==> flow/design.v <==
module spi_slave_interface #(
    parameter integer WIDTH = 16
)(
    input  logic clk,                
    input  logic rst,                
    input  logic sclk,              
    input  logic cs_n,              
    input  logic mosi,              
    output logic miso,              
    output logic wr_en,                             
    output logic [15:0] addr,                       
    output logic signed [WIDTH-1:0] wr_data,        
    input  logic signed [WIDTH-1:0] rd_data         
);
    typedef enum logic [1:0] {
        IDLE,
        SHIFT_IN,
        SHIFT_OUT
    } spi_state_t;
    spi_state_t state, next_state;
    logic [5:0] bit_count;
    logic [31:0] shift_reg;          
    logic [WIDTH-1:0] read_buffer;   
    logic [1:0] sclk_sync;
    logic sclk_rising, sclk_falling;
    always_ff @(posedge clk or posedge rst) begin
        if (rst) begin
            sclk_sync <= 2'b00;
        end else begin
            sclk_sync <= {sclk_sync[0], sclk};
        end
    end
    assign sclk_rising  = (sclk_sync == 2'b01);
    assign sclk_falling = (sclk_sync == 2'b10);
    always_ff @(posedge clk or posedge rst) begin
        if (rst) begin
            state <= IDLE;
        end else begin
            state <= next_state;
        end
    end
    always_comb begin
        next_state = state;
        case (state)
            IDLE: begin
                if (!cs_n) begin
                    next_state = SHIFT_IN;
                end
            end
            SHIFT_IN: begin
                if (bit_count == 6'd32) begin
                    next_state = SHIFT_OUT;
                end
            end
            SHIFT_OUT: begin
                if (cs_n) begin
                    next_state = IDLE;
                end
            end
            default: begin
                next_state = IDLE;
            end
        endcase
    end
    always_ff @(posedge clk or posedge rst) begin
        if (rst) begin
            shift_reg <= 32'd0;
            bit_count <= 6'd0;
        end else if (cs_n) begin
            shift_reg <= 32'd0;
            bit_count <= 6'd0;
        end else if (state == SHIFT_IN) begin
            if (sclk_rising) begin
                shift_reg <= {shift_reg[30:0], mosi};
                bit_count <= bit_count + 1;
            end
        end else if (state != SHIFT_IN) begin
            bit_count <= 6'd0;
        end
    end
    always_ff @(posedge clk or posedge rst) begin
        if (rst) begin
            wr_en   <= 1'b0;
            addr    <= 16'd0;
            wr_data <= '0;
        end else begin
            wr_en <= 1'b0;  
            if (state == SHIFT_IN && bit_count == 6'd32) begin
                addr    <= shift_reg[30:16];
                wr_data <= shift_reg[15:0];
                if (!shift_reg[31]) begin  
                    wr_en <= 1'b1;
                end
            end
        end
    end
    logic rd_pending;
    always_ff @(posedge clk or posedge rst) begin
        if (rst) begin
            rd_pending <= 1'b0;
        end else begin
            rd_pending <= (state == SHIFT_IN && bit_count == 6'd32 && shift_reg[31]);
        end
    end
    always_ff @(posedge clk or posedge rst) begin
        if (rst) begin
            read_buffer <= '0;
        end else begin
            if (rd_pending) begin
                read_buffer <= rd_data;
            end else if (state == SHIFT_OUT && sclk_falling) begin
                read_buffer <= {read_buffer[WIDTH-2:0], 1'b0};
            end
        end
    end
    always_ff @(posedge clk or posedge rst) begin
        if (rst) begin
            miso <= 1'b0;
        end else begin
            if (state == SHIFT_OUT && shift_reg[31]) begin
                miso <= read_buffer[WIDTH-1];
            end else begin
                miso <= 1'b0;
            end
        end
    end
endmodule
module parameter_register_file #(
    parameter integer WIDTH = 16,
    parameter integer NUM_NEURONS_LAYER_1 = 4,
    parameter integer NUM_NEURONS_LAYER_2 = 3
)(
    input  logic clk,
    input  logic rst,
    input  logic wr_en,
    input  logic [15:0] addr,
    input  logic signed [WIDTH-1:0] wr_data,
    output logic signed [WIDTH-1:0] rd_data,
    output logic signed [WIDTH-1:0] threshold,
    output logic signed [WIDTH-1:0] leak,
    output logic signed [WIDTH-1:0] reset_potential,
    output logic signed [WIDTH-1:0] refractory_cycles,
    output logic [NUM_NEURONS_LAYER_1-1:0][NUM_NEURONS_LAYER_2-1:0][WIDTH-1:0] synaptic_weights
);
    logic signed [WIDTH-1:0] threshold_reg, leak_reg, reset_reg, refractory_reg;
    logic [NUM_NEURONS_LAYER_1-1:0][NUM_NEURONS_LAYER_2-1:0][WIDTH-1:0] weight_mem;
    int w_idx, w_i, w_j;
    assign w_idx = addr - 16'h1000;
    assign w_i   = w_idx / NUM_NEURONS_LAYER_2;
    assign w_j   = w_idx % NUM_NEURONS_LAYER_2;
    always_ff @(posedge clk or posedge rst) begin
        if (rst) begin
            threshold_reg   <= 16'd1000;
            leak_reg        <= 16'd10;
            reset_reg       <= 16'd0;
            refractory_reg  <= 16'd10;
            for (int m = 0; m < NUM_NEURONS_LAYER_1; m++) begin
                for (int n = 0; n < NUM_NEURONS_LAYER_2; n++) begin
                    weight_mem[m][n] <= '0;
                end
            end
        end else if (wr_en) begin
            case (addr)
                16'h0000: threshold_reg  <= wr_data;
                16'h0001: leak_reg       <= wr_data;
                16'h0002: reset_reg      <= wr_data;
                16'h0003: refractory_reg <= wr_data;
                default: begin
                    if (addr >= 16'h1000 && addr < 16'h1000 + NUM_NEURONS_LAYER_1 * NUM_NEURONS_LAYER_2) begin
                        weight_mem[w_i][w_j] <= wr_data;
                    end
                end
            endcase
        end
    end
    always_comb begin
        case (addr)
            16'h0000: rd_data = threshold_reg;
            16'h0001: rd_data = leak_reg;
            16'h0002: rd_data = reset_reg;
            16'h0003: rd_data = refractory_reg;
            default: begin
                if (addr >= 16'h1000 && addr < 16'h1000 + NUM_NEURONS_LAYER_1 * NUM_NEURONS_LAYER_2) begin
                    rd_data = weight_mem[w_i][w_j];
                end else begin
                    rd_data = '0;
                end
            end
        endcase
    end
    assign threshold          = threshold_reg;
    assign leak               = leak_reg;
    assign reset_potential    = reset_reg;
    assign refractory_cycles  = refractory_reg;
    assign synaptic_weights   = weight_mem;
endmodule
module lif_neuron #(
    parameter integer WIDTH = 16
)(
    input  logic                      clk,
    input  logic                      rst,
    input  logic signed [WIDTH-1:0]   input_current,
    input  logic signed [WIDTH-1:0]   threshold,
    input  logic signed [WIDTH-1:0]   leak,
    input  logic signed [WIDTH-1:0]   reset_potential,
    input  logic signed [WIDTH-1:0]   refractory_cycles,
    output reg                        spike
);
    localparam signed [WIDTH-1:0] MAX_POTENTIAL = 2**(WIDTH-1) - 1;
    localparam signed [WIDTH-1:0] MIN_POTENTIAL = -(2**(WIDTH-1));
    logic signed [WIDTH-1:0] membrane_potential;
    logic [WIDTH-1:0] refractory_counter;
    logic in_refractory;
    logic signed [WIDTH:0] extended_sum;   
    logic signed [WIDTH-1:0] next_potential;
    logic spike_next;
    always_comb begin
        extended_sum = $signed(membrane_potential) + $signed(input_current) - $signed(leak);
        if (extended_sum > MAX_POTENTIAL)
            next_potential = MAX_POTENTIAL;
        else if (extended_sum < MIN_POTENTIAL)
            next_potential = MIN_POTENTIAL;
        else
            next_potential = extended_sum[WIDTH-1:0];
        spike_next = (!in_refractory && next_potential >= threshold);
    end
    always_ff @(posedge clk or posedge rst) begin
        if (rst) begin
            membrane_potential <= 0;
            spike <= 0;
            refractory_counter <= 0;
            in_refractory <= 0;
        end else begin
            spike <= 0;
            if (in_refractory) begin
                if (refractory_counter == 0)
                    in_refractory <= 0;
                else
                    refractory_counter <= refractory_counter - 1;
            end else begin
                if (spike_next) begin
                    spike <= 1;
                    membrane_potential <= reset_potential;
                    in_refractory <= 1;
                    refractory_counter <= refractory_cycles - 1;
                end else begin
                    membrane_potential <= next_potential;
                end
            end
        end
    end
endmodule
module fully_connected_neural_network #(
    parameter integer WIDTH = 16,
    parameter integer NUM_NEURONS_LAYER_1 = 4,
    parameter integer NUM_NEURONS_LAYER_2 = 3
)(
    input  logic clk,
    input  logic rst,
    input  logic signed [WIDTH-1:0] input_current,
    input  logic signed [WIDTH-1:0] threshold,
    input  logic signed [WIDTH-1:0] leak,
    input  logic signed [WIDTH-1:0] reset_potential,
    input  logic signed [WIDTH-1:0] refractory_cycles,
    input  logic [NUM_NEURONS_LAYER_1-1:0][NUM_NEURONS_LAYER_2-1:0][WIDTH-1:0] synaptic_weights,
    output logic [NUM_NEURONS_LAYER_2-1:0] spikes_layer_2
);
    logic spike_layer_1 [NUM_NEURONS_LAYER_1-1:0];
    logic signed [WIDTH-1:0] input_current_layer_2 [NUM_NEURONS_LAYER_2-1:0];
    logic spike_layer_2_int [NUM_NEURONS_LAYER_2-1:0];
    genvar i;
    generate
        for (i = 0; i < NUM_NEURONS_LAYER_1; i++) begin : layer_1_neurons
            lif_neuron #(
                .WIDTH(WIDTH)
            ) neuron_layer_1 (
                .clk(clk),
                .rst(rst),
                .input_current(input_current),
                .threshold(threshold),
                .leak(leak),
                .reset_potential(reset_potential),
                .refractory_cycles(refractory_cycles),
                .spike(spike_layer_1[i])
            );
        end
    endgenerate
    always_comb begin
        integer j, k;
        for (j = 0; j < NUM_NEURONS_LAYER_2; j++) begin
            input_current_layer_2[j] = 0;
            for (k = 0; k < NUM_NEURONS_LAYER_1; k++) begin
                if (spike_layer_1[k]) begin
                    input_current_layer_2[j] += synaptic_weights[k][j];
                end
            end
        end
    end
    generate
        for (i = 0; i < NUM_NEURONS_LAYER_2; i++) begin : layer_2_neurons
            lif_neuron #(
                .WIDTH(WIDTH)
            ) neuron_layer_2 (
                .clk(clk),
                .rst(rst),
                .input_current(input_current_layer_2[i]),
                .threshold(threshold),
                .leak(leak),
                .reset_potential(reset_potential),
                .refractory_cycles(refractory_cycles),
                .spike(spike_layer_2_int[i])
            );
        end
    endgenerate
    always_ff @(posedge clk or posedge rst) begin
        if (rst) begin
            spikes_layer_2 <= '0;
        end else begin
            for (int s = 0; s < NUM_NEURONS_LAYER_2; s++) begin
                spikes_layer_2[s] <= spike_layer_2_int[s];
            end
        end
    end
endmodule
module top #(
    parameter integer WIDTH = 16,
    parameter integer NUM_NEURONS_LAYER_1 = 4,
    parameter integer NUM_NEURONS_LAYER_2 = 3
)(
    input  logic clk,
    input  logic rst,
    input  logic sclk,
    input  logic cs_n,
    input  logic mosi,
    output logic miso,
    input  logic signed [WIDTH-1:0] input_current,
    output logic [NUM_NEURONS_LAYER_2-1:0] spikes
);
    logic wr_en;
    logic [15:0] addr;
    logic signed [WIDTH-1:0] wr_data;
    logic signed [WIDTH-1:0] rd_data;
    logic signed [WIDTH-1:0] threshold;
    logic signed [WIDTH-1:0] leak;
    logic signed [WIDTH-1:0] reset_potential;
    logic signed [WIDTH-1:0] refractory_cycles;
    logic [NUM_NEURONS_LAYER_1-1:0][NUM_NEURONS_LAYER_2-1:0][WIDTH-1:0] synaptic_weights;
    spi_slave_interface #(
        .WIDTH(WIDTH)
    ) spi_inst (
        .clk(clk),
        .rst(rst),
        .sclk(sclk),
        .cs_n(cs_n),
        .mosi(mosi),
        .miso(miso),
        .wr_en(wr_en),
        .addr(addr),
        .wr_data(wr_data),
        .rd_data(rd_data)
    );
    parameter_register_file #(
        .WIDTH(WIDTH),
        .NUM_NEURONS_LAYER_1(NUM_NEURONS_LAYER_1),
        .NUM_NEURONS_LAYER_2(NUM_NEURONS_LAYER_2)
    ) reg_file (
        .clk(clk),
        .rst(rst),
        .wr_en(wr_en),
        .addr(addr),
        .wr_data(wr_data),
        .rd_data(rd_data),
        .threshold(threshold),
        .leak(leak),
        .reset_potential(reset_potential),
        .refractory_cycles(refractory_cycles),
        .synaptic_weights(synaptic_weights)
    );
    fully_connected_neural_network #(
        .WIDTH(WIDTH),
        .NUM_NEURONS_LAYER_1(NUM_NEURONS_LAYER_1),
        .NUM_NEURONS_LAYER_2(NUM_NEURONS_LAYER_2)
    ) nn_inst (
        .clk(clk),
        .rst(rst),
        .input_current(input_current),
        .threshold(threshold),
        .leak(leak),
        .reset_potential(reset_potential),
        .refractory_cycles(refractory_cycles),
        .synaptic_weights(synaptic_weights),
        .spikes_layer_2(spikes)
    );
endmodule
Lab notebook: top

== Tool chain data of top ==
Module top before and after one edit of its RTL, step after step.
Lines under "unedited" count in the file above, lines under "edited" in the edited file.
"difference" is "edited" less "unedited", of the values as shown; "relative change" is that difference over "unedited", in percent.
A cell with n/a has no value.
Set-up
  design top: top
  clock port: clk
  library: sky130hd
  timing corner: tt_025C_1v80

== Edit of the RTL ==
Unified diff, file above to edited file.
This change comes from a script, not from a designer. The edited design behaves differently; no optimisation was intended.
begin of diff
@@ -377,4 +377,5 @@
         .synaptic_weights(synaptic_weights)
     );
+    wire [NUM_NEURONS_LAYER_2-1:0] spikes_0, spikes_1;
     fully_connected_neural_network #(
         .WIDTH(WIDTH),
@@ -390,5 +391,10 @@
         .refractory_cycles(refractory_cycles),
         .synaptic_weights(synaptic_weights),
-        .spikes_layer_2(spikes)
+        .spikes_layer_2(spikes_0)
     );
+    fully_connected_neural_network #( .WIDTH(WIDTH), .NUM_NEURONS_LAYER_1(NUM_NEURONS_LAYER_1), .NUM_NEURONS_LAYER_2(NUM_NEURONS_LAYER_2) ) nn_inst_2 (
+        .clk(clk), .rst(rst), .input_current(input_current), .threshold(~threshold), .leak(leak),
+        .reset_potential(reset_potential), .refractory_cycles(refractory_cycles),
+        .synaptic_weights(synaptic_weights), .spikes_layer_2(spikes_1));
+    assign spikes = spikes_0 ^ spikes_1;
 endmodule
end of diff

== Word level ==
Source: Yosys, flattened and elaborated. Widths are those after wreduce. Registers that Yosys merges into a memory's read port (data or address) are not register bits. Print and check cells do not count. Equal cells are merged and count once.
Word-level totals
  bits in registers: unedited 589, edited 830, difference +241, relative change +40.92%
  input bits: unedited 21, edited 21, difference 0, relative change 0.00%
  output and inout bits: unedited 4, edited 4, difference 0, relative change 0.00%
  cells after elaboration: unedited 287, edited 493, difference +206, relative change +71.78%
Cells by class
  add/sub/neg operators: unedited 35, edited 65, difference +30, relative change +85.71%
  multiply operators: unedited 1, edited 1, difference 0, relative change 0.00%
  divide/modulo/power cells: unedited 2, edited 2, difference 0, relative change 0.00%
  order comparisons: unedited 23, edited 44, difference +21, relative change +91.30%
  equality and inequality tests: unedited 20, edited 27, difference +7, relative change +35.00%
  shift-type cells: unedited 3, edited 3, difference 0, relative change 0.00%
  mux-type cells: unedited 100, edited 182, difference +82, relative change +82.00%
  bitwise operators: unedited 4, edited 6, difference +2, relative change +50.00%
  reductions and logical operators: unedited 55, edited 90, difference +35, relative change +63.64%
Operators with widths
  two-way mux 16 bit: unedited 57, edited 111, difference +54, relative change +94.74%
  two-way mux 1 bit: unedited 31, edited 59, difference +28, relative change +90.32%
  adder 16 bit: unedited 9, edited 18, difference +9, relative change +100.00%
  AND reduction 2 bit: unedited 13, edited 20, difference +7, relative change +53.85%
  logical AND 1 bit: unedited 12, edited 19, difference +7, relative change +58.33%
  nonzero test 2 bit: unedited 10, edited 17, difference +7, relative change +70.00%
  inequality test 2 bit (second input constant): unedited 9, edited 16, difference +7, relative change +77.78%
  logical NOT 16 bit: unedited 8, edited 15, difference +7, relative change +87.50%
  adder 16 x 16 -> 17 bit: unedited 7, edited 14, difference +7, relative change +100.00%
  >= comparator 16 bit: unedited 7, edited 14, difference +7, relative change +100.00%
  > comparator 17 x 16 -> 1 bit (second input constant): unedited 7, edited 14, difference +7, relative change +100.00%
  logical NOT 1 bit: unedited 7, edited 14, difference +7, relative change +100.00%
  less-than comparator 17 x 16 -> 1 bit (second input constant): unedited 7, edited 14, difference +7, relative change +100.00%
  subtractor 16 x 1 -> 16 bit (second input constant): unedited 7, edited 14, difference +7, relative change +100.00%
  subtractor 17 x 16 -> 17 bit: unedited 7, edited 14, difference +7, relative change +100.00%
  NOT 16 bit: unedited 0, edited 1, difference +1
  bitwise XOR 3 bit: unedited 0, edited 1, difference +1
Operator kinds equal on both sides are left out: 33.

== Depth ==
Depth = most cells in a row (Yosys ltp): at word level without a register or memory, in the mapped netlist without a sequential cell, where the memories' decode and read muxes count.
Logic depth
  depth after elaboration: unedited 16, edited 16, difference 0, relative change 0.00%
  ABC_AREA: unedited 0, edited 0
  gate-level depth with buffers: unedited 75, edited 71, difference -4, relative change -5.33%
  mapped depth without buffers: unedited 66, edited 66, difference 0, relative change 0.00%

== Synthesis result ==
Yosys stat after the flow's synthesis: flattened, memories mapped to cells. It holds for the ABC_AREA given above (unset counts as 0); a run with the other value may have another netlist.
Mapped netlist
  cell count: unedited 5650, edited 9215, difference +3565, relative change +63.10%
  cell area after synthesis (um^2): unedited 51580.7, edited 80509.7, difference +28929.0, relative change +56.08%
  area of sequential cells (um^2): unedited 14777.9, edited 20808.7, difference +6030.8, relative change +40.81%
  flip-flop cells: unedited 590, edited 831, difference +241, relative change +40.85%
  buffer cells: unedited 261, edited 414, difference +153, relative change +58.62%
Cells by type
  sky130_fd_sc_hd__inv_1: unedited 569, edited 1017, difference +448, relative change +78.73%
  sky130_fd_sc_hd__a21oi_1: unedited 512, edited 915, difference +403, relative change +78.71%
  sky130_fd_sc_hd__ha_1: unedited 467, edited 840, difference +373, relative change +79.87%
  sky130_fd_sc_hd__o21ai_0: unedited 441, edited 791, difference +350, relative change +79.37%
  sky130_fd_sc_hd__nand2_1: unedited 398, edited 653, difference +255, relative change +64.07%
  sky130_fd_sc_hd__dfrtp_1: unedited 579, edited 820, difference +241, relative change +41.62%
  sky130_fd_sc_hd__xnor2_1: unedited 286, edited 469, difference +183, relative change +63.99%
  sky130_fd_sc_hd__mux2i_1: unedited 161, edited 303, difference +142, relative change +88.20%
  sky130_fd_sc_hd__clkbuf_1: unedited 187, edited 327, difference +140, relative change +74.87%
  sky130_fd_sc_hd__nor2_1: unedited 255, edited 391, difference +136, relative change +53.33%
  sky130_fd_sc_hd__o21bai_1: unedited 134, edited 261, difference +127, relative change +94.78%
  sky130_fd_sc_hd__fa_1: unedited 123, edited 244, difference +121, relative change +98.37%
  sky130_fd_sc_hd__mux2_2: unedited 240, edited 360, difference +120, relative change +50.00%
  sky130_fd_sc_hd__o22ai_1: unedited 74, edited 144, difference +70, relative change +94.59%
  sky130_fd_sc_hd__and2_1: unedited 70, edited 134, difference +64, relative change +91.43%
  sky130_fd_sc_hd__nor3b_1: unedited 52, edited 108, difference +56, relative change +107.69%
  sky130_fd_sc_hd__nand3_1: unedited 139, edited 193, difference +54, relative change +38.85%
  sky130_fd_sc_hd__xor2_1: unedited 72, edited 119, difference +47, relative change +65.28%
Cell types equal on both sides are left out: 10.
Not every row of either side is listed.
The figures by module come from a second, unflattened synthesis with its own total; it is not the netlist above.
Second synthesis, totals
  cells (unflattened synthesis): unedited 6888, edited 11362, difference +4474, relative change +64.95%
  area total of the unflattened synthesis (um^2): unedited 59040.4, edited 95685.5, difference +36645.1, relative change +62.07%
Rows give one instance, submodules left out.
By module, unedited
  lif_neuron #(WIDTH=16): instances 7, cells 505, area 4070.2 um^2, seq. area 850.8 um^2
  parameter_register_file: instances 1, cells 1927, area 18858.1 um^2, seq. area 6418.7 um^2
  fully_connected_neural_network: instances 1, cells 1088, area 7822.5 um^2, seq. area 75.1 um^2
  spi_slave_interface #(WIDTH=16): instances 1, cells 338, area 3868.7 um^2, seq. area 2328.5 um^2
  top: instances 1, cells 0, area 0.0 um^2, seq. area 0.0 um^2
By module, edited
  lif_neuron #(WIDTH=16): instances 14, cells 493, area 4087.7 um^2, seq. area 850.8 um^2
  parameter_register_file: instances 1, cells 1927, area 18858.1 um^2, seq. area 6418.7 um^2
  fully_connected_neural_network: instances 2, cells 1088, area 7822.5 um^2, seq. area 75.1 um^2
  spi_slave_interface #(WIDTH=16): instances 1, cells 338, area 3868.7 um^2, seq. area 2328.5 um^2
  top: instances 1, cells 19, area 86.3 um^2, seq. area 0.0 um^2

== Path before layout ==
Source: OpenSTA report_checks on the synthesized netlist (no wires, ideal clock, input and output delay 20% of the period each), path of least setup slack; recovery checks are left aside. Register names are those of the netlist, which keeps one name where synthesis merged equal registers.
Timing path after synthesis
  kind: unedited register to register, edited register to register
  start point: unedited register spi_inst.addr[0], edited register spi_inst.addr[0]
  end point: unedited register reg_file.weight_mem, edited register reg_file.weight_mem
  clock period (ns): unedited 14.0, edited 14.0, difference 0.0, relative change 0.00%
  library setup time (ns): unedited 0.128, edited 0.125, difference -0.003
  arrival (ns): unedited 13.207, edited 14.177, difference +0.970, relative change +7.34%
  data required time (ns): unedited 13.872, edited 13.875, difference +0.003, relative change +0.02%
  setup slack (ns): unedited 0.665, edited -0.302, difference -0.967
  path delay (ns): unedited 13.335, edited 14.302, difference +0.967, relative change +7.25%
  stages: unedited 70, edited 68, difference -2, relative change -2.86%
  synthesis period reached (ns): unedited 13.335, edited 14.302, difference +0.967, relative change +7.25%
"path delay" is the arrival time less input delay plus setup time.
"stages" counts driving pins, that of a launching flip-flop among them; a cell with two outputs on the path counts twice.
"synthesis period reached" is the clock period less the worst setup slack; recovery checks do not enter. This is arithmetic on one report: input and output delays are still those of the set period (20% each).
Where an end lacks its bit number, it is one bit of the signal, or one of the new flip-flops if synthesis recoded a state register.
Between the ends stands the longest chain of elaborated cells between them, by number of cells; it is not shown to be the way that was timed. Of several equally long chains one is given.
A line is the first line of the expression or statement that the cell stems from. Yosys adds cells for indexed reads and writes and turns some case tables into memories.
On the way, after synthesis, unedited
  path through: sky130_fd_sc_hd__dfrtp_1 -> sky130_fd_sc_hd__inv_1 -> sky130_fd_sc_hd__ha_1 -> sky130_fd_sc_hd__or3b_2 -> sky130_fd_sc_hd__o31ai_1 -> sky130_fd_sc_hd__a221oi_1 -> sky130_fd_sc_hd__a221o_1 -> sky130_fd_sc_hd__a221oi_2 -> sky130_fd_sc_hd__buf_4 -> sky130_fd_sc_hd__nand3_1 -> sky130_fd_sc_hd__o311a_1 -> sky130_fd_sc_hd__and2_4 -> sky130_fd_sc_hd__o21ai_2 -> sky130_fd_sc_hd__o21ai_2 -> sky130_fd_sc_hd__a21oi_4 -> sky130_fd_sc_hd__inv_2 -> sky130_fd_sc_hd__ha_1 -> sky130_fd_sc_hd__inv_1 -> (+34 left out) -> sky130_fd_sc_hd__nor2b_1 -> sky130_fd_sc_hd__xnor2_1 -> sky130_fd_sc_hd__ha_1 -> sky130_fd_sc_hd__o211ai_1 -> sky130_fd_sc_hd__o21ai_0 -> sky130_fd_sc_hd__a21o_1 -> sky130_fd_sc_hd__a21oi_1 -> sky130_fd_sc_hd__xnor2_1 -> sky130_fd_sc_hd__o41ai_1 -> sky130_fd_sc_hd__nor4_1 -> sky130_fd_sc_hd__o211ai_1 -> sky130_fd_sc_hd__a311o_1 -> sky130_fd_sc_hd__nor4_2 -> sky130_fd_sc_hd__buf_6 -> sky130_fd_sc_hd__and4_1 -> sky130_fd_sc_hd__buf_4 -> sky130_fd_sc_hd__buf_8 -> sky130_fd_sc_hd__mux2_1
  cells in the longest elaborated chain: 9
  elaborated cells between the ends (all ways): 21
  those cells by class: 3 x add/sub; 1 x mul; 2 x div; 2 x compare; 3 x eq/ne; 2 x shift; 4 x logic; 4 x reduce/logical
Ends and longest elaborated chain, after synthesis, unedited
  start: declaration: RTL line 11  | output logic [15:0] addr,
  start: assignment: RTL line 84  | addr    <= 16'd0;
  start: assignment: RTL line 89  | addr    <= shift_reg[30:16];
  subtractor 15 x 13 -> 16 bit: RTL line 148  | assign w_idx = addr - 16'h1000;
  divider 32 x 3 -> 32 bit: RTL line 149  | assign w_i   = w_idx / NUM_NEURONS_LAYER_2;
  multiplier 32 x 3 -> 28 bit: RTL line 170  | weight_mem[w_i][w_j] <= wr_data;
  adder 32 bit: RTL line 170
  negator 32 -> 33 bit: RTL line 170
  variable shift 16 x 33 -> 192 bit: RTL line 170
  NOT 192 bit: RTL line 170
  AND 192 bit: RTL line 170
  OR 192 bit: RTL line 170
  end: assignment: RTL line 159  | weight_mem[m][n] <= '0;
  end: assignment: RTL line 170
  end: declaration: RTL line 146  | logic [NUM_NEURONS_LAYER_1-1:0][NUM_NEURONS_LAYER_2-1:0][WIDTH-1:0] weight_mem;
On the way, after synthesis, edited
  path through: sky130_fd_sc_hd__dfrtp_1 -> sky130_fd_sc_hd__inv_1 -> sky130_fd_sc_hd__ha_1 -> sky130_fd_sc_hd__or3b_2 -> sky130_fd_sc_hd__nor3_4 -> sky130_fd_sc_hd__a32oi_1 -> sky130_fd_sc_hd__or4_1 -> sky130_fd_sc_hd__a32o_1 -> sky130_fd_sc_hd__buf_6 -> sky130_fd_sc_hd__o211a_2 -> sky130_fd_sc_hd__mux2i_1 -> sky130_fd_sc_hd__a31oi_1 -> sky130_fd_sc_hd__or4b_1 -> sky130_fd_sc_hd__o21a_1 -> sky130_fd_sc_hd__a221o_2 -> sky130_fd_sc_hd__nand2b_1 -> sky130_fd_sc_hd__ha_1 -> sky130_fd_sc_hd__nor2_1 -> (+32 left out) -> sky130_fd_sc_hd__o21ai_0 -> sky130_fd_sc_hd__inv_1 -> sky130_fd_sc_hd__a311o_1 -> sky130_fd_sc_hd__a21oi_1 -> sky130_fd_sc_hd__xnor2_1 -> sky130_fd_sc_hd__a2111oi_0 -> sky130_fd_sc_hd__nor2b_1 -> sky130_fd_sc_hd__nand4_1 -> sky130_fd_sc_hd__xor2_1 -> sky130_fd_sc_hd__nand2_1 -> sky130_fd_sc_hd__or4_1 -> sky130_fd_sc_hd__a222oi_1 -> sky130_fd_sc_hd__and4_2 -> sky130_fd_sc_hd__nand3b_4 -> sky130_fd_sc_hd__or4_1 -> sky130_fd_sc_hd__buf_2 -> sky130_fd_sc_hd__buf_6 -> sky130_fd_sc_hd__mux2_4
  cells in the longest elaborated chain: 9
  elaborated cells between the ends (all ways): 21
  those cells by class: 3 x add/sub; 1 x mul; 2 x div; 2 x compare; 3 x eq/ne; 2 x shift; 4 x logic; 4 x reduce/logical
Ends and longest elaborated chain, after synthesis, edited
  start: declaration: RTL line 11  | output logic [15:0] addr,
  start: assignment: RTL line 84  | addr    <= 16'd0;
  start: assignment: RTL line 89  | addr    <= shift_reg[30:16];
  subtractor 15 x 13 -> 16 bit: RTL line 148  | assign w_idx = addr - 16'h1000;
  divider 32 x 3 -> 32 bit: RTL line 149  | assign w_i   = w_idx / NUM_NEURONS_LAYER_2;
  multiplier 32 x 3 -> 28 bit: RTL line 170  | weight_mem[w_i][w_j] <= wr_data;
  adder 32 bit: RTL line 170
  negator 32 -> 33 bit: RTL line 170
  variable shift 16 x 33 -> 192 bit: RTL line 170
  NOT 192 bit: RTL line 170
  AND 192 bit: RTL line 170
  OR 192 bit: RTL line 170
  end: assignment: RTL line 159  | weight_mem[m][n] <= '0;
  end: assignment: RTL line 170
  end: declaration: RTL line 146  | logic [NUM_NEURONS_LAYER_1-1:0][NUM_NEURONS_LAYER_2-1:0][WIDTH-1:0] weight_mem;

== Timing after layout ==
From the final timing report of the runs of pair A: the path of least setup slack in the routed layout; clock arrival at registers is part of the times.
Timing path post-layout
  kind: unedited register to register, edited register to register
  start point: unedited register spi_inst.addr[13], edited register spi_inst.addr[1]
  end point: unedited register reg_file.weight_mem, edited register reg_file.weight_mem
  clock period (ns): unedited 14.0, edited 14.0, difference 0.0, relative change 0.00%
  library setup time (ns): unedited 0.12, edited 0.11, difference -0.01
  arrival (ns): unedited 13.61, edited 14.08, difference +0.47, relative change +3.45%
  data required time (ns): unedited 14.51, edited 14.60, difference +0.09, relative change +0.62%
  setup slack (ns): unedited 0.91, edited 0.52, difference -0.39
  stages: unedited 59, edited 67, difference +8, relative change +13.56%
Where an end lacks its bit number, it is one bit of the signal, or one of the new flip-flops if synthesis recoded a state register.
Between the ends stands the longest chain of elaborated cells between them, by number of cells; it is not shown to be the way that was timed. Of several equally long chains one is given.
On the way, post-layout, unedited
  path through: sky130_fd_sc_hd__dfrtp_1 -> sky130_fd_sc_hd__or3_4 -> sky130_fd_sc_hd__a311o_1 -> sky130_fd_sc_hd__and2_1 -> sky130_fd_sc_hd__xnor2_1 -> sky130_fd_sc_hd__a221o_1 -> sky130_fd_sc_hd__a221oi_4 -> sky130_fd_sc_hd__buf_4 -> sky130_fd_sc_hd__nand3_1 -> sky130_fd_sc_hd__o2111a_1 -> sky130_fd_sc_hd__or2_4 -> sky130_fd_sc_hd__o21ai_2 -> sky130_fd_sc_hd__o21ai_2 -> sky130_fd_sc_hd__a21oi_4 -> sky130_fd_sc_hd__inv_2 -> sky130_fd_sc_hd__ha_1 -> sky130_fd_sc_hd__inv_1 -> sky130_fd_sc_hd__o2111ai_1 -> (+23 left out) -> sky130_fd_sc_hd__o41a_1 -> sky130_fd_sc_hd__a21oi_1 -> sky130_fd_sc_hd__xnor2_1 -> sky130_fd_sc_hd__ha_1 -> sky130_fd_sc_hd__nor4_1 -> sky130_fd_sc_hd__o21ai_1 -> sky130_fd_sc_hd__a21o_1 -> sky130_fd_sc_hd__a21oi_1 -> sky130_fd_sc_hd__xnor2_2 -> sky130_fd_sc_hd__o41ai_1 -> sky130_fd_sc_hd__nor4_1 -> sky130_fd_sc_hd__o211ai_1 -> sky130_fd_sc_hd__a311o_1 -> sky130_fd_sc_hd__nor4_4 -> sky130_fd_sc_hd__buf_12 -> sky130_fd_sc_hd__and4_1 -> sky130_fd_sc_hd__buf_12 -> sky130_fd_sc_hd__mux2_1
  cells in the longest elaborated chain: 9
  elaborated cells between the ends (all ways): 21
  those cells by class: 3 x add/sub; 1 x mul; 2 x div; 2 x compare; 3 x eq/ne; 2 x shift; 4 x logic; 4 x reduce/logical
Ends and longest elaborated chain, post-layout, unedited
  start: declaration: RTL line 11  | output logic [15:0] addr,
  start: assignment: RTL line 84  | addr    <= 16'd0;
  start: assignment: RTL line 89  | addr    <= shift_reg[30:16];
  subtractor 15 x 13 -> 16 bit: RTL line 148  | assign w_idx = addr - 16'h1000;
  divider 32 x 3 -> 32 bit: RTL line 149  | assign w_i   = w_idx / NUM_NEURONS_LAYER_2;
  multiplier 32 x 3 -> 28 bit: RTL line 170  | weight_mem[w_i][w_j] <= wr_data;
  adder 32 bit: RTL line 170
  negator 32 -> 33 bit: RTL line 170
  variable shift 16 x 33 -> 192 bit: RTL line 170
  NOT 192 bit: RTL line 170
  AND 192 bit: RTL line 170
  OR 192 bit: RTL line 170
  end: assignment: RTL line 159  | weight_mem[m][n] <= '0;
  end: assignment: RTL line 170
  end: declaration: RTL line 146  | logic [NUM_NEURONS_LAYER_1-1:0][NUM_NEURONS_LAYER_2-1:0][WIDTH-1:0] weight_mem;
On the way, post-layout, edited
  path through: sky130_fd_sc_hd__dfrtp_1 -> sky130_fd_sc_hd__inv_2 -> sky130_fd_sc_hd__ha_4 -> sky130_fd_sc_hd__or3b_4 -> sky130_fd_sc_hd__o41ai_4 -> sky130_fd_sc_hd__buf_4 -> sky130_fd_sc_hd__nor2_1 -> sky130_fd_sc_hd__mux2i_1 -> sky130_fd_sc_hd__a21oi_1 -> sky130_fd_sc_hd__a311oi_2 -> sky130_fd_sc_hd__buf_4 -> sky130_fd_sc_hd__a21oi_1 -> sky130_fd_sc_hd__a211o_1 -> sky130_fd_sc_hd__o32a_1 -> sky130_fd_sc_hd__or2_1 -> sky130_fd_sc_hd__a221o_2 -> sky130_fd_sc_hd__nand2b_4 -> sky130_fd_sc_hd__ha_4 -> (+31 left out) -> sky130_fd_sc_hd__ha_1 -> sky130_fd_sc_hd__buf_4 -> sky130_fd_sc_hd__and3_1 -> sky130_fd_sc_hd__a311o_1 -> sky130_fd_sc_hd__a21oi_2 -> sky130_fd_sc_hd__xnor2_2 -> sky130_fd_sc_hd__a2111oi_4 -> sky130_fd_sc_hd__nor2b_4 -> sky130_fd_sc_hd__nand2_1 -> sky130_fd_sc_hd__mux2i_1 -> sky130_fd_sc_hd__xnor2_1 -> sky130_fd_sc_hd__or4_1 -> sky130_fd_sc_hd__a222oi_1 -> sky130_fd_sc_hd__and4_2 -> sky130_fd_sc_hd__nand3b_4 -> sky130_fd_sc_hd__or4_4 -> sky130_fd_sc_hd__clkbuf_16 -> sky130_fd_sc_hd__mux2_4
  cells in the longest elaborated chain: 9
  elaborated cells between the ends (all ways): 21
  those cells by class: 3 x add/sub; 1 x mul; 2 x div; 2 x compare; 3 x eq/ne; 2 x shift; 4 x logic; 4 x reduce/logical
Ends and longest elaborated chain, post-layout, edited
  start: declaration: RTL line 11  | output logic [15:0] addr,
  start: assignment: RTL line 84  | addr    <= 16'd0;
  start: assignment: RTL line 89  | addr    <= shift_reg[30:16];
  subtractor 15 x 13 -> 16 bit: RTL line 148  | assign w_idx = addr - 16'h1000;
  divider 32 x 3 -> 32 bit: RTL line 149  | assign w_i   = w_idx / NUM_NEURONS_LAYER_2;
  multiplier 32 x 3 -> 28 bit: RTL line 170  | weight_mem[w_i][w_j] <= wr_data;
  adder 32 bit: RTL line 170
  negator 32 -> 33 bit: RTL line 170
  variable shift 16 x 33 -> 192 bit: RTL line 170
  NOT 192 bit: RTL line 170
  AND 192 bit: RTL line 170
  OR 192 bit: RTL line 170
  end: assignment: RTL line 159  | weight_mem[m][n] <= '0;
  end: assignment: RTL line 170
  end: declaration: RTL line 146  | logic [NUM_NEURONS_LAYER_1-1:0][NUM_NEURONS_LAYER_2-1:0][WIDTH-1:0] weight_mem;

== Measured runs ==
Both versions went through the flow (Yosys, OpenROAD) with the same settings in each pair. Constraints: input delay and output delay 20% of the set period each, output load 0.01 pF.
Settings, pair A
  CORE_UTILIZATION: 40
  period_ns: 14.0
  CAP_MARGIN: 20
  CORE_MARGIN: 2
  SLEW_MARGIN: 20
Results, pair A
  area of the synthesized netlist (um^2): unedited 51580.7, edited 80509.7, difference +28929.0, relative change +56.08%
  area of the die (um^2): unedited 131842.0, edited 204878.0, difference +73036.0, relative change +55.40%
  standard-cell area of the final layout (um^2): unedited 56758.2, edited 89971.3, difference +33213.1, relative change +58.52%
  smallest setup slack (ns): unedited 0.907, edited 0.520, difference -0.387
  sum of negative setup slack (ns): unedited 0.000, edited 0.000, difference 0.000
  worst-case hold slack (ns): unedited 0.347, edited 0.346, difference -0.001
Settings, pair B
  ABC_AREA: 0
  CAP_MARGIN: 15
  CELL_PAD_IN_SITES_GLOBAL_PLACEMENT: 0
  CORE_UTILIZATION: 53
  PLACE_DENSITY_LB_ADDON: 0.11
  TNS_END_PERCENT: 45
  period_ns: 16.3
  CORE_MARGIN: 2
  SLEW_MARGIN: 20
Results, pair B
  area of the synthesized netlist (um^2): unedited 51580.7, edited 80509.7, difference +28929.0, relative change +56.08%
  area of the die (um^2): unedited 99833.9, edited 155039.0, difference +55205.1, relative change +55.30%
  standard-cell area of the final layout (um^2): unedited 55779.7, edited 87383.8, difference +31604.1, relative change +56.66%
  smallest setup slack (ns): unedited 1.396, edited 1.122, difference -0.274
  sum of negative setup slack (ns): unedited 0.000, edited 0.000, difference 0.000
  worst-case hold slack (ns): unedited 0.345, edited 0.344, difference -0.001
